==> flow/design.v <==
`timescale 1ns / 1ps
module fbindct_8bit #(
  parameter IN_WIDTH = 8,                                  
  parameter INT_BITS = 6,                                  
  parameter FRAC_BITS = 6,                                 
  parameter INTER_WIDTH = IN_WIDTH + INT_BITS + FRAC_BITS, 
  parameter OUT_WIDTH = 20                                 
)(
  input                                        clk,
  input                                        rst,
  input signed [8*IN_WIDTH-1:0]                x_in,         
  input                                        ready_in,     
  input                                        load,         
  output                                       valid_out,    
  output signed [8*OUT_WIDTH-1:0]              y_out         
);
parameter [1:0] IDLE = 2'b00;
parameter [1:0] WAIT = 2'b01;
parameter [1:0] SEND = 2'b10;
reg [1:0] state;
parameter [1:0] STAGE1 = 2'b00;
parameter [1:0] STAGE2 = 2'b01;
parameter [1:0] STAGE3 = 2'b10;
parameter [1:0] STAGE4 = 2'b11;
reg [1:0] stage;
reg signed [IN_WIDTH-1:0] x_reg_0, x_reg_1, x_reg_2, x_reg_3, x_reg_4, x_reg_5, x_reg_6, x_reg_7;
reg done;
assign valid_out = done;
always @(posedge clk) begin : state_machine
  if (rst) begin
    state <= IDLE;
    stage <= STAGE1;
    done <= 1'b0;
    x_reg_0 <= 0;
    x_reg_1 <= 0;
    x_reg_2 <= 0;
    x_reg_3 <= 0;
    x_reg_4 <= 0;
    x_reg_5 <= 0;
    x_reg_6 <= 0;
    x_reg_7 <= 0;
  end else begin
    case (state)
      IDLE: begin
        if(load) begin
          x_reg_0 <= x_in[1*IN_WIDTH-1:0*IN_WIDTH];
          x_reg_1 <= x_in[2*IN_WIDTH-1:1*IN_WIDTH];
          x_reg_2 <= x_in[3*IN_WIDTH-1:2*IN_WIDTH];
          x_reg_3 <= x_in[4*IN_WIDTH-1:3*IN_WIDTH];
          x_reg_4 <= x_in[5*IN_WIDTH-1:4*IN_WIDTH];
          x_reg_5 <= x_in[6*IN_WIDTH-1:5*IN_WIDTH];
          x_reg_6 <= x_in[7*IN_WIDTH-1:6*IN_WIDTH];
          x_reg_7 <= x_in[8*IN_WIDTH-1:7*IN_WIDTH];
          state <= WAIT;
        end
      end
      WAIT: begin
        case (stage)
          STAGE1: begin 
            stage <= STAGE2;
            done <= 1'b0;
          end
          STAGE2: stage <= STAGE3;
          STAGE3: stage <= STAGE4;
          STAGE4: begin 
            state <= SEND;
            stage <= STAGE1;
            done <= 1'b1;
          end
          default : begin 
            stage <= STAGE1;
          end
        endcase
      end
      SEND: begin
        if(ready_in) begin
          state <= IDLE;
          done <= 1'b0;
        end
      end
      default: state <= IDLE;
    endcase
  end
end
reg signed [INTER_WIDTH-1:0] a_reg_0, a_reg_1, a_reg_2, a_reg_3, a_reg_4, a_reg_5, a_reg_6, a_reg_7;
wire signed [INTER_WIDTH-1:0] a_wire_0, a_wire_1, a_wire_2, a_wire_3, a_wire_4, a_wire_5, a_wire_6, a_wire_7;
assign a_wire_0 = (x_reg_0 + x_reg_7) << FRAC_BITS;
assign a_wire_1 = (x_reg_1 + x_reg_6) << FRAC_BITS;
assign a_wire_2 = (x_reg_2 + x_reg_5) << FRAC_BITS;
assign a_wire_3 = (x_reg_3 + x_reg_4) << FRAC_BITS;
assign a_wire_4 = (x_reg_3 - x_reg_4) << FRAC_BITS;
assign a_wire_5 = (x_reg_2 - x_reg_5) << FRAC_BITS;
assign a_wire_6 = (x_reg_1 - x_reg_6) << FRAC_BITS;
assign a_wire_7 = (x_reg_0 - x_reg_7) << FRAC_BITS;
always @(posedge clk) begin : stage1
  if(rst) begin
    a_reg_0 <= 0;
    a_reg_1 <= 0;
    a_reg_2 <= 0;
    a_reg_3 <= 0;
    a_reg_4 <= 0;
    a_reg_5 <= 0;
    a_reg_6 <= 0;
    a_reg_7 <= 0;
  end else if(stage == STAGE1) begin
    a_reg_0 <= a_wire_0;
    a_reg_1 <= a_wire_1;
    a_reg_2 <= a_wire_2;
    a_reg_3 <= a_wire_3;
    a_reg_4 <= a_wire_4;
    a_reg_5 <= a_wire_5;
    a_reg_6 <= a_wire_6;
    a_reg_7 <= a_wire_7;
  end
end
reg signed [INTER_WIDTH-1:0] b_reg_0, b_reg_1;
wire signed [INTER_WIDTH-1:0] b_wire_0, b_wire_1;
assign b_wire_0 = (a_reg_5>>>2) + (a_reg_5>>>3) + a_reg_6;             
assign b_wire_1 = (b_wire_0>>>1) + (b_wire_0>>>3) - a_reg_5;           
always @(posedge clk) begin : stage2
  if(rst) begin
    b_reg_0 <= 0;
    b_reg_1 <= 0;
  end else if(stage == STAGE2) begin
    b_reg_0 <= b_wire_0;
    b_reg_1 <= b_wire_1;
  end
end
reg signed [INTER_WIDTH-1:0] c_reg_0, c_reg_1, c_reg_2, c_reg_3, c_reg_4, c_reg_5, c_reg_6, c_reg_7;
wire signed [INTER_WIDTH-1:0] c_wire_0, c_wire_1, c_wire_2, c_wire_3, c_wire_4, c_wire_5, c_wire_6, c_wire_7;
assign c_wire_0 = a_reg_0 + a_reg_3;
assign c_wire_1 = a_reg_2 + a_reg_1;
assign c_wire_2 = a_reg_1 - a_reg_2;
assign c_wire_3 = a_reg_0 - a_reg_3;
assign c_wire_4 = a_reg_4 + b_reg_1;
assign c_wire_5 = a_reg_4 - b_reg_1;
assign c_wire_6 = a_reg_7 - b_reg_0;
assign c_wire_7 = b_reg_0 + a_reg_7;
always @(posedge clk) begin : stage3 
  if(rst) begin
    c_reg_0 <= 0;
    c_reg_1 <= 0;
    c_reg_2 <= 0;
    c_reg_3 <= 0;
    c_reg_4 <= 0;
    c_reg_5 <= 0;
    c_reg_6 <= 0;
    c_reg_7 <= 0;
  end else if(stage == STAGE3) begin
    c_reg_0 <= c_wire_0;
    c_reg_1 <= c_wire_1;
    c_reg_2 <= c_wire_2;
    c_reg_3 <= c_wire_3;
    c_reg_4 <= c_wire_4;
    c_reg_5 <= c_wire_5;
    c_reg_6 <= c_wire_6;
    c_reg_7 <= c_wire_7;
  end
end
reg signed [INTER_WIDTH-1:0] d_reg_0, d_reg_1, d_reg_2, d_reg_3, d_reg_4, d_reg_5, d_reg_6;
wire signed [INTER_WIDTH-1:0] d_wire_0, d_wire_1, d_wire_2, d_wire_3, d_wire_4, d_wire_5, d_wire_6;
assign d_wire_0 = c_reg_0 + c_reg_1;                                          
assign d_wire_1 = (d_wire_0>>>1) - c_reg_1;                                   
assign d_wire_2 = c_reg_2 - ((c_reg_3>>>2) + (c_reg_3>>>3));                 
assign d_wire_3 = c_reg_3 + (d_wire_2>>>2) + (d_wire_2>>>3);                 
assign d_wire_4 = c_reg_4 - (c_reg_7>>>3);                                    
assign d_wire_5 = c_reg_5 + (c_reg_6>>>1) + (c_reg_6>>>2) + (c_reg_6>>>3);  
assign d_wire_6 = c_reg_6 - (d_wire_5>>>1);                                   
always @(posedge clk) begin : stage4 
  if(rst) begin
    d_reg_0 <= 0;
    d_reg_1 <= 0;
    d_reg_2 <= 0;
    d_reg_3 <= 0;
    d_reg_4 <= 0;
    d_reg_5 <= 0;
    d_reg_6 <= 0;
  end else if(stage == STAGE4) begin
    d_reg_0 <= d_wire_0;
    d_reg_1 <= d_wire_1;
    d_reg_2 <= d_wire_2;
    d_reg_3 <= d_wire_3;
    d_reg_4 <= d_wire_4;
    d_reg_5 <= d_wire_5;
    d_reg_6 <= d_wire_6;
  end
end
reg [INTER_WIDTH-1:0] c_reg7_delay;
always @(posedge clk) begin : delay_c_reg
  if (rst) begin
    c_reg7_delay <= 1'b0;
  end else begin
    c_reg7_delay <= c_reg_7;
  end
end
assign y_out[1*OUT_WIDTH-1:0*OUT_WIDTH] = d_reg_0;
assign y_out[2*OUT_WIDTH-1:1*OUT_WIDTH] = c_reg7_delay;
assign y_out[3*OUT_WIDTH-1:2*OUT_WIDTH] = d_reg_3;
assign y_out[4*OUT_WIDTH-1:3*OUT_WIDTH] = d_reg_6;
assign y_out[5*OUT_WIDTH-1:4*OUT_WIDTH] = d_reg_1;
assign y_out[6*OUT_WIDTH-1:5*OUT_WIDTH] = d_reg_5;
assign y_out[7*OUT_WIDTH-1:6*OUT_WIDTH] = d_reg_2;
assign y_out[8*OUT_WIDTH-1:7*OUT_WIDTH] = d_reg_4;
endmodule
---- Step by step through the tools: fbindct_8bit ----
The steps from the RTL of fbindct_8bit to its reports follow in flow order.
Line numbers count from 1 in the design file above.
Operators: Yosys type, input widths -> output width; for muxes data width and select width s.
Library cell names are shortened.
The mark n/a stands for no value.
set-up
  design top .............................. fbindct_8bit
  clock port .............................. clk
  cell library ............................ sky130hd
  timing corner ........................... tt_025C_1v80

---- Elaborated design ----
Counts by Yosys on the flattened word-level netlist (proc, flatten, opt, wreduce; memories kept). Register bits leave out memories and registers merged into their read ports (data or address). Print and check cells are left out. Cells with the same type and inputs are merged into one.
storage and ports
  output and inout port bits .............. 161
  register bits ........................... 536
  elaborated cells ........................ 91
  input bits .............................. 68
operators by class
  add/subtract/negate cells ............... 31
  equality and inequality tests ........... 9
  muxes and demuxes ....................... 8
  reductions and logical operators ........ 6
operators with widths
  kind                count
  $add 20x20->20      5
  $sub 20x20->20      4
  $add 20x17->20      2
  $add 20x18->20      2
  $sub 20x19->20      2
  $add 8x8->9         4
  $sub 8x8->9         4
  $add 14x20->20      1
  $add 19x17->20      1
  $sub 19x20->20      1
  $sub 20x15->20      1
  $sub 20x17->20      1
  $add 20x19->20      1
  $add 18x17->19      1
  $add 13x12->14      1
  $pmux 2 s4          1
  $eq 2x2->1 const B  3
  $ne 2x2->1 const B  3
  $reduce_and 3->1    2
  $pmux 2 s3          1
  $mux 2              3
  $eq 2x1->1 const B  2
  $logic_not 2->1     2
  $pmux 1 s2          2
  $ne 3x3->1 const B  1
  $reduce_and 2->1    1
  $reduce_bool 2->1   1
  $mux 1              1

---- Longest topological paths ----
Longest topological path by Yosys (ltp), each cell counted once; first at word level (registers and memories cut), then after technology mapping (sequential cells cut; the memories' decode and read muxes count).
depth
  depth after elaboration ................. 4
  ABC_AREA ................................ 0
  depth in mapped cells ................... 27

---- Mapped cells and area ----
The flow's flattened synthesis, as Yosys stat reports it; memories are mapped. The netlist is that of the ABC_AREA named above (0 if unset); the other value can give another one.
mapped netlist
  sequential area ......................... 8,708.4 um^2
  mapped flip-flops ....................... 435
  buffer cells ............................ 172
  chip area (Yosys) ....................... 28,621.2 um^2
  standard cells after synthesis .......... 3,446
cell types
  type      count
  dfxtp_1   435
  ha_1      306
  nor2_1    506
  fa_1      89
  xnor2_1   167
  a21oi_1   287
  inv_1     372
  mux2i_1   120
  nand2_1   248
  a211oi_1  99
  o21ai_0   104
  xor2_1    56
  o21bai_1  65
  clkbuf_1  113
  a21o_1    55
  o21a_1    38
  nor3_1    49
  a21boi_0  24
Other cell types: 56; their cells: 313.

---- Worst setup path after synthesis ----
Source: OpenSTA report_checks on the synthesized netlist (no wires, ideal clock, input and output delay 20% of the period each), path of least setup slack; recovery checks are left aside. Register names are those of the netlist, which keeps one name where synthesis merged equal registers.
timing path after synthesis
  kind .................................... flip-flop to flip-flop
  start point ............................. register c_reg_6[4]
  end point ............................... register d_reg_6[19]
  delay of the path ....................... 5.534 ns
  launch time at the first pin ............ 0.000 ns
  data required time ...................... 9.917 ns
  driving pins on the path ................ 23
  period .................................. 10.0 ns
  arrival time ............................ 5.451 ns
  path buffers ............................ 0
  setup slack ............................. 4.467 ns
  synthesis period reached ................ 5.533 ns
"delay of the path" is the arrival time less input delay plus setup time.
"driving pins on the path": output pins that drive a net of the path, with the launching flip-flop's if there is one; two outputs of one cell count as two.
"synthesis period reached" is the clock period less the worst setup slack; recovery checks do not enter. This is arithmetic on one report: input and output delays are still those of the set period (20% each).
Between the ends stands the longest chain of elaborated cells between them, by number of cells; it is not shown to be the way that was timed. Of several equally long chains one is given.
Each line given opens the expression or statement behind the cell; cells for indexed reads and writes are added by Yosys, which also makes memories of some case tables.
between the ends, after synthesis
  path through ............................ dfxtp_1 > inv_1 > fa_1 > fa_1 > inv_1 > ha_1 > a211oi_1 > o21bai_2 > a21oi_1 > xor2_1 > ha_1 > a21o_1 > a21oi_1 > nor3b_1 > a21oi_1 > maj3_2 > maj3_2 > o21a_1 > o211ai_2 > o211ai_2 > maj3_2 > a2111o_1 > o221ai_1
  cells in the longest elaborated chain ... 4
ends and longest elaborated chain, after synthesis
  item             line  source
  start, declared  129   reg signed [INTER_WIDTH-1:0] c_reg_0, c_reg_1, c_reg_2, c_reg_3, c_reg_4, c_reg_5, c_reg_6, c_reg_7;
  start, assigned  147   c_reg_6 <= 0;
  start, assigned  156   c_reg_6 <= c_wire_6;
  $add 20x19->20   167   assign d_wire_5 = c_reg_5 + (c_reg_6>>>1) + (c_reg_6>>>2) + (c_reg_6>>>3);
  $add 20x18->20   167
  $add 20x17->20   167
  $sub 20x19->20   168   assign d_wire_6 = c_reg_6 - (d_wire_5>>>1);
  end, assigned    177   d_reg_6 <= 0;
  end, assigned    185   d_reg_6 <= d_wire_6;
  end, declared    160   reg signed [INTER_WIDTH-1:0] d_reg_0, d_reg_1, d_reg_2, d_reg_3, d_reg_4, d_reg_5, d_reg_6;

---- Path in the finished layout ----
Path of least setup slack in the final report of job 1 (OpenROAD, finished layout, wires in). Where an end is a register, its clock arrival counts in the times.
timing path post-layout
  kind .................................... flip-flop to flip-flop
  start point ............................. register c_reg_6[4]
  end point ............................... register d_reg_6[19]
  setup slack ............................. 3.17 ns
  arrival time ............................ 6.62 ns
  launch time at the first pin ............ 0.67 ns
  path buffers ............................ 0
  data required time ...................... 9.79 ns
  driving pins on the path ................ 23
  period .................................. 9.19 ns
Between the ends stands the longest chain of elaborated cells between them, by number of cells; it is not shown to be the way that was timed. Of several equally long chains one is given.
between the ends, post-layout
  path through ............................ dfxtp_1 > inv_1 > fa_1 > fa_1 > inv_1 > ha_1 > a211oi_1 > o21bai_2 > a21oi_1 > xor2_1 > ha_1 > a21o_1 > a21oi_1 > nor3b_1 > a21oi_1 > maj3_2 > maj3_2 > o21a_1 > o211ai_2 > o211ai_2 > maj3_2 > a2111o_1 > o221ai_1
  cells in the longest elaborated chain ... 4
ends and longest elaborated chain, post-layout
  item             line  source
  start, declared  129   reg signed [INTER_WIDTH-1:0] c_reg_0, c_reg_1, c_reg_2, c_reg_3, c_reg_4, c_reg_5, c_reg_6, c_reg_7;
  start, assigned  147   c_reg_6 <= 0;
  start, assigned  156   c_reg_6 <= c_wire_6;
  $add 20x19->20   167   assign d_wire_5 = c_reg_5 + (c_reg_6>>>1) + (c_reg_6>>>2) + (c_reg_6>>>3);
  $add 20x18->20   167
  $add 20x17->20   167
  $sub 20x19->20   168   assign d_wire_6 = c_reg_6 - (d_wire_5>>>1);
  end, assigned    177   d_reg_6 <= 0;
  end, assigned    185   d_reg_6 <= d_wire_6;
  end, declared    160   reg signed [INTER_WIDTH-1:0] d_reg_0, d_reg_1, d_reg_2, d_reg_3, d_reg_4, d_reg_5, d_reg_6;

Design fbindct_8bit on sky130hd. What follows are 3 stored runs of the flow, each under its own settings; their order means nothing. The constraints put input and output delay at 20% of the set period each and load the outputs with 0.01 pF.
"period reached" is the run's clock period less its worst setup slack. It is reckoned from that one timing run; input and output delays stay at 20% of the period that was set.
"time on the worst setup path": the worst setup path's part of the clock period (all of it between registers, 20% less for each end at a port) less its slack. A launch clock that arrives late makes it longer, a capture clock that arrives late makes it shorter.
"power consumption": no workload was simulated; the value follows from the tool's default switching activity.

======== job 1 ========
==> flow/run.sh <==
#!/bin/bash
# the make line also repeats the synthesis and layout settings of config.mk as NAME=value (left out here)
make -C /OpenROAD-flow-scripts/flow DESIGN_CONFIG=/design/flow/config.mk WORK_HOME=/design/flow/orfs CLKGATE_MAP_FILE= finish
==> flow/config.mk <==
export PLATFORM = sky130hd
export DESIGN_NAME = fbindct_8bit
export DESIGN_NICKNAME = fbindct_8bit
export VERILOG_FILES = /design/flow/design.v
export SDC_FILE = /design/flow/constraint.sdc
export NUM_CORES = 4
export LEC_CHECK = 0
export ABC_AREA = 0
export CAP_MARGIN = 20
export CORE_MARGIN = 2
export CORE_UTILIZATION = 20
export CTS_CLUSTER_DIAMETER = 360
export MAX_ROUTING_LAYER = met4
export PLACE_DENSITY_LB_ADDON = 0.11
export SLEW_MARGIN = 20
export TNS_END_PERCENT = 40
==> flow/constraint.sdc <==
create_clock -name core_clock -period 9.19 [get_ports {clk}]
set_input_delay 1.8380 -clock core_clock [delete_from_list [all_inputs] [get_ports {clk}]]
set_output_delay 1.8380 -clock core_clock [all_outputs]
set_load 0.01 [all_outputs]

-------- measured, job 1 --------
  area of the standard cells in the finished layout .. 34,535.6 um^2
  power consumption ....................... 8.838 mW
  utilization in the final report ......... 24.4 %
  setup slack of the critical path ........ 3.165 ns
  synthesized cell area ................... 28,621.2 um^2
  overall die area ........................ 146,149.0 um^2
  worst-case hold slack ................... 0.465 ns
  total negative setup slack .............. 0.000 ns
  time on the worst setup path ............ 6.02 ns
  critical path type ...................... flip-flop to flip-flop
  period reached .......................... 6.025 ns

======== job 2 ========
==> flow/run.sh <==
#!/bin/bash
# the make line also repeats the synthesis and layout settings of config.mk as NAME=value (left out here)
make -C /OpenROAD-flow-scripts/flow DESIGN_CONFIG=/design/flow/config.mk WORK_HOME=/design/flow/orfs CLKGATE_MAP_FILE= finish
==> flow/config.mk <==
export PLATFORM = sky130hd
export DESIGN_NAME = fbindct_8bit
export DESIGN_NICKNAME = fbindct_8bit
export VERILOG_FILES = /design/flow/design.v
export SDC_FILE = /design/flow/constraint.sdc
export NUM_CORES = 4
export LEC_CHECK = 0
export ABC_AREA = 1
export CAP_MARGIN = 20
export CELL_PAD_IN_SITES_DETAIL_PLACEMENT = 1
export CORE_ASPECT_RATIO = 0.7
export CORE_MARGIN = 2
export CORE_UTILIZATION = 40
export CTS_CLUSTER_SIZE = 92
export HOLD_SLACK_MARGIN = 0.22
export MIN_ROUTING_LAYER = met2
export SETUP_SLACK_MARGIN = 1.98
export SLEW_MARGIN = 10
==> flow/constraint.sdc <==
create_clock -name core_clock -period 7.51 [get_ports {clk}]
set_input_delay 1.5020 -clock core_clock [delete_from_list [all_inputs] [get_ports {clk}]]
set_output_delay 1.5020 -clock core_clock [all_outputs]
set_load 0.01 [all_outputs]

-------- measured, job 2 --------
  area of the standard cells in the finished layout .. 34,825.9 um^2
  power consumption ....................... 12.086 mW
  utilization in the final report ......... 46.3 %
  setup slack of the critical path ........ 2.448 ns
  synthesized cell area ................... 30,463.0 um^2
  overall die area ........................ 78,415.7 um^2
  worst-case hold slack ................... 0.468 ns
  total negative setup slack .............. 0.000 ns
  time on the worst setup path ............ 5.06 ns
  critical path type ...................... flip-flop to flip-flop
  period reached .......................... 5.062 ns

======== job 3 ========
==> flow/run.sh <==
#!/bin/bash
# the make line also repeats the synthesis and layout settings of config.mk as NAME=value (left out here)
make -C /OpenROAD-flow-scripts/flow DESIGN_CONFIG=/design/flow/config.mk WORK_HOME=/design/flow/orfs CLKGATE_MAP_FILE= finish
==> flow/config.mk <==
export PLATFORM = sky130hd
export DESIGN_NAME = fbindct_8bit
export DESIGN_NICKNAME = fbindct_8bit
export VERILOG_FILES = /design/flow/design.v
export SDC_FILE = /design/flow/constraint.sdc
export NUM_CORES = 4
export LEC_CHECK = 0
export CAP_MARGIN = 20
export CORE_MARGIN = 2
export CORE_UTILIZATION = 40
export SLEW_MARGIN = 20
==> flow/constraint.sdc <==
create_clock -name core_clock -period 6.09 [get_ports {clk}]
set_input_delay 1.2180 -clock core_clock [delete_from_list [all_inputs] [get_ports {clk}]]
set_output_delay 1.2180 -clock core_clock [all_outputs]
set_load 0.01 [all_outputs]

-------- measured, job 3 --------
  area of the standard cells in the finished layout .. 33,163.1 um^2
  power consumption ....................... 12.728 mW
  utilization in the final report ......... 46.6 %
  setup slack of the critical path ........ 0.404 ns
  synthesized cell area ................... 28,621.2 um^2
  overall die area ........................ 73,709.5 um^2
  worst-case hold slack ................... 0.460 ns
  total negative setup slack .............. 0.000 ns
  time on the worst setup path ............ 5.69 ns
  critical path type ...................... flip-flop to flip-flop
  period reached .......................... 5.686 ns
